==> flow/design.v <==
module dual_port_ram #(
  parameter DATA_WIDTH = 8,
  parameter ADDR_WIDTH = 6
)(
  input logic clk,
  input logic rst,
  input logic [DATA_WIDTH-1 : 0] data1,
  input logic [ADDR_WIDTH-1 : 0] addr1,
  input logic enable1,
  input logic [DATA_WIDTH-1 : 0] data2,
  input logic [ADDR_WIDTH-1 : 0] addr2,
  input logic enable2,
  output logic [DATA_WIDTH-1 : 0] q1,
  output logic [DATA_WIDTH-1 : 0] q2
);
  logic [DATA_WIDTH-1 : 0] ram[0 : 2**(ADDR_WIDTH)-1];
  always@(posedge clk) begin
    if(rst) begin
      q1 <= 0;
      q2 <= 0;
    end else begin
      if (enable1) begin
        ram[addr1] <= data1;
      end else begin
        q1 <= ram[addr1];
      end 
      if (enable2) begin
        ram[addr2] <= data2;
      end else begin
        q2 <= ram[addr2];
      end 
    end 
  end
endmodule
* From RTL to reports: dual_port_ram *
Module dual_port_ram before and after one edit of its RTL, step after step.
"unedited" refers to lines of the RTL above, "edited" to lines of the edited file.
"difference": "edited" minus "unedited" as printed here.
Operators: Yosys type, input widths -> output width; for muxes data width and select width s.
Cell names lack the library's common part.
A cell with n/a has no value.

design
  design top = dual_port_ram
  clock port = clk
  cell library = sky130hd
  timing corner = tt_025C_1v80

* Diff *
The edit as a unified diff against the file above.
The edit is scripted: it alters the design's behaviour and was not made to optimise anything.

begin of diff
@@ -11,7 +11,9 @@
   input logic [ADDR_WIDTH-1 : 0] addr2,
   input logic enable2,
-  output logic [DATA_WIDTH-1 : 0] q1,
+  output logic [DATA_WIDTH-1 : 0] q1_o,
   output logic [DATA_WIDTH-1 : 0] q2
 );
+  logic [DATA_WIDTH-1 : 0] q1;
+  always @(posedge clk) q1_o <= q1;
   logic [DATA_WIDTH-1 : 0] ram[0 : 2**(ADDR_WIDTH)-1];
   always@(posedge clk) begin
end of diff

* Elaborated design *
Yosys after proc, flatten, opt, wreduce and memory -nomap, before mapping. Enables and synchronous resets that opt folds into registers are not counted as muxes. Memory bits, and registers merged into a memory's read port (data or address), are not among the register bits. Print and check cells are not counted. Equal cells are merged and count once.
Memory sizes are those after Yosys's memory passes, which may raise the word count (mostly to a power of two), join words into wider ones and drop unused or constant bits.

operators by class
  element                           unedited  edited  difference
  $lt $le $gt $ge                   0         0       0
  mux-type cells                    12        12      0
  divide/modulo/power cells         0         0       0
  $add $sub $neg                    0         0       0
  multipliers                       0         0       0
  equality and inequality tests     0         0       0
  shift-type cells                  0         0       0
  bitwise logic cells               0         0       0
  reductions and logical operators  2         2       0

Unchanged operator kinds not shown: 4.

storage and ports
  element                          unedited  edited  difference
  input port bits                  32        32      0
  memory bits (read-only)          0         0       0
  word-level cells                 15        16      +1
  output and inout bits            16        16      0
  memories                         1         1       0
  word width x clocked read ports  16        16      0
  register bits after elaboration  0         8       +8
  memory bits (writable)           512       512     0
  bits in latches                  0         0       0

memory list
  element                                       unedited        edited
  shape (words x width / read and write ports)  ram 64x8 r2 w2  ram 64x8 r2 w2

* Longest topological paths *
Depth = most cells in a row (Yosys ltp): at word level without a register or memory, in the mapped netlist without a sequential cell, where the memories' decode and read muxes count.

depth
  element                        unedited  edited  difference
  word-level depth               2         2       0
  ABC_AREA                       0         0       n/a
  depth in mapped cells          10        10      0
  gate-level depth less buffers  6         6       0

* Netlist *
The flow's flattened synthesis, as Yosys stat reports it; memories are mapped. The netlist is that of the ABC_AREA named above (0 if unset); the other value can give another one.

synthesis totals
  element                            unedited  edited    difference
  buffer cells                       281       281       0
  mapped cells                       2,444     2,452     +8
  mapped area (µm²)                  31,844.3  32,004.4  +160.1
  mapped flip-flops                  528       536       +8
  sequential part of the area (µm²)  15,695.1  15,855.2  +160.1

cells by type
  type     unedited  edited  difference
  dfxtp_1  16        24      +8

Unchanged cell types not shown: 76.

* Worst setup path after synthesis *
OpenSTA on the mapped netlist: ideal clock, no wires. The path of least setup slack (recovery checks aside). Input and output delay are each 20% of the period. Register names are those of the netlist, which keeps one name where synthesis merged equal registers.

timing post-synthesis
  element                        unedited       edited         difference
  path kind                      in2reg         in2reg         n/a
  start point                    in enable1     in enable1     n/a
  end point                      mem ram[3][0]  mem ram[3][0]  n/a
  arrival time (ns)              3.723          3.723          0.000
  path buffers                   1              1              0
  path slack (ns)                5.889          5.889          0.000
  path delay (ns)                2.111          2.111          0.000
  setup time (ns)                0.388          0.388          0.000
  external input delay (ns)      2.000          2.000          0.000
  time at the first pin (ns)     2.000          2.000          0.000
  clock period (ns)              10.0           10.0           0.0
  stages on the path             5              5              0
  required time (ns)             9.612          9.612          0.000
  synthesis period reached (ns)  4.111          4.111          0.000

"path delay" is the arrival time less input delay plus setup time.
"stages on the path" counts driving pins, that of a launching flip-flop among them; a cell with two outputs on the path counts twice.
"synthesis period reached" = period - worst setup slack (recovery checks aside). The figure is calculated, with input and output delays left at 20% of the set period.
The rows between start and end are the longest chain of elaborated cells between them; the timing report does not say that the signal goes this way. Where chains are equally long, one stands for them.
Each line given opens the expression or statement behind the cell; cells for indexed reads and writes are added by Yosys, which also makes memories of some case tables.
unedited: Only ways into the end's enable, where the timed path ends, are counted here.

on the way, post-synthesis, unedited
  cell sequence = buf_2 -> clkinv_1 -> nor2_1 -> nand3_1 -> o32ai_1
  cells in the longest elaborated chain = 2
  elaborated cells on any way between the ends = 4
  RTL lines with such cells = 2
  classes of those cells = mux (4)

ends and longest elaborated chain, post-synthesis, unedited
  element             RTL line  text
  start: declaration  9         input logic enable1,
  $mux 6              22        if (enable1) begin
  $mux 6              18        if(rst) begin
  end: declaration    16        logic [DATA_WIDTH-1 : 0] ram[0 : 2**(ADDR_WIDTH)-1];

edited: Only ways into the end's enable, where the timed path ends, are counted here.

on the way, post-synthesis, edited
  cell sequence = buf_2 -> clkinv_1 -> nor2_1 -> nand3_1 -> o32ai_1
  cells in the longest elaborated chain = 2
  elaborated cells on any way between the ends = 4
  RTL lines with such cells = 2
  classes of those cells = mux (4)

ends and longest elaborated chain, post-synthesis, edited
  element             RTL line  text
  start: declaration  9         input logic enable1,
  $mux 6              24        if (enable1) begin
  $mux 6              20        if(rst) begin
  end: declaration    18        logic [DATA_WIDTH-1 : 0] ram[0 : 2**(ADDR_WIDTH)-1];

* Path in the finished layout *
From the final timing report of the runs of pair A: the path of least setup slack in the routed layout; clock arrival at registers is part of the times.

timing post-layout
  element                     unedited     edited       difference
  path kind                   in2reg       in2reg       n/a
  start point                 in addr1[0]  in addr1[0]  n/a
  end point                   reg q1[5]    reg q1[4]    n/a
  path buffers                2            3            +1
  time at the first pin (ns)  1.09         1.09         0.00
  arrival time (ns)           4.39         4.29         -0.10
  required time (ns)          5.91         6.01         +0.10
  clock period (ns)           5.44         5.44         0.00
  path slack (ns)             1.52         1.72         +0.20
  stages on the path          8            8            0
  external input delay (ns)   1.09         1.09         0.00
  setup time (ns)             0.16         0.12         -0.04

on the way, post-layout, unedited
  cell sequence = buf_4 -> buf_4 -> inv_2 -> a221o_1 -> a221oi_1 -> a31oi_1 -> a2111oi_0 -> a41oi_1

ends and longest elaborated chain, post-layout, unedited
  element             RTL line  text
  start: declaration  8         input logic [ADDR_WIDTH-1 : 0] addr1,
  end: declaration    13        output logic [DATA_WIDTH-1 : 0] q1,

unedited: Chain of elaborated cells between the ends: none given.

on the way, post-layout, edited
  cell sequence = buf_4 -> buf_4 -> nor2b_2 -> buf_4 -> a221o_1 -> a21oi_1 -> o22ai_1 -> o41a_1

ends and longest elaborated chain, post-layout, edited
  element             RTL line  text
  start: declaration  8         input logic [ADDR_WIDTH-1 : 0] addr1,
  end: declaration    16        logic [DATA_WIDTH-1 : 0] q1;

edited: Chain of elaborated cells between the ends: none given.

* Layout results *
Both versions went through the flow (Yosys, OpenROAD) with the same settings in each pair. Constraints: input delay and output delay 20% of the set period each, output load 0.01 pF.

settings, pair A
  CORE_UTILIZATION = 30
  period_ns = 5.44
  CAP_MARGIN = 20
  CORE_MARGIN = 2
  SLEW_MARGIN = 20

final reports, pair A
  element                               unedited   edited     difference
  lowest hold slack (ns)                0.626      0.451      -0.175
  achieved clock period (ns)            3.918      3.718      -0.200
  summed negative setup slack (ns)      0.000      0.000      0.000
  total power of the final layout (mW)  9.963      10.373     +0.410
  std-cell area (final layout) (µm²)    35,959.5   36,257.3   +297.8
  cell area after synthesis (µm²)       31,844.3   32,004.4   +160.1
  die footprint (µm²)                   108,771.0  109,310.0  +539.0
  setup slack of the worst path (ns)    1.522      1.722      +0.200

settings, pair B
  CELL_PAD_IN_SITES_DETAIL_PLACEMENT = 0
  CORE_ASPECT_RATIO = 0.5
  CORE_UTILIZATION = 23
  MAX_ROUTING_LAYER = met4
  PLACE_DENSITY = 0.62
  period_ns = 4.39
  CAP_MARGIN = 20
  CORE_MARGIN = 2
  SLEW_MARGIN = 20

final reports, pair B
  element                               unedited   edited     difference
  lowest hold slack (ns)                0.594      0.435      -0.159
  achieved clock period (ns)            3.251      3.428      +0.177
  summed negative setup slack (ns)      0.000      0.000      0.000
  total power of the final layout (mW)  12.473     12.574     +0.101
  std-cell area (final layout) (µm²)    37,297.0   37,424.6   +127.6
  cell area after synthesis (µm²)       31,844.3   32,004.4   +160.1
  die footprint (µm²)                   141,627.0  142,330.0  +703.0
  setup slack of the worst path (ns)    1.139      0.962      -0.177

By "achieved clock period" is meant the clock period of the run minus its worst setup slack. This is arithmetic on one report: input and output delays are still those of the set period (20% each).
"total power of the final layout" is the tool's figure for a default switching activity; nothing was simulated.
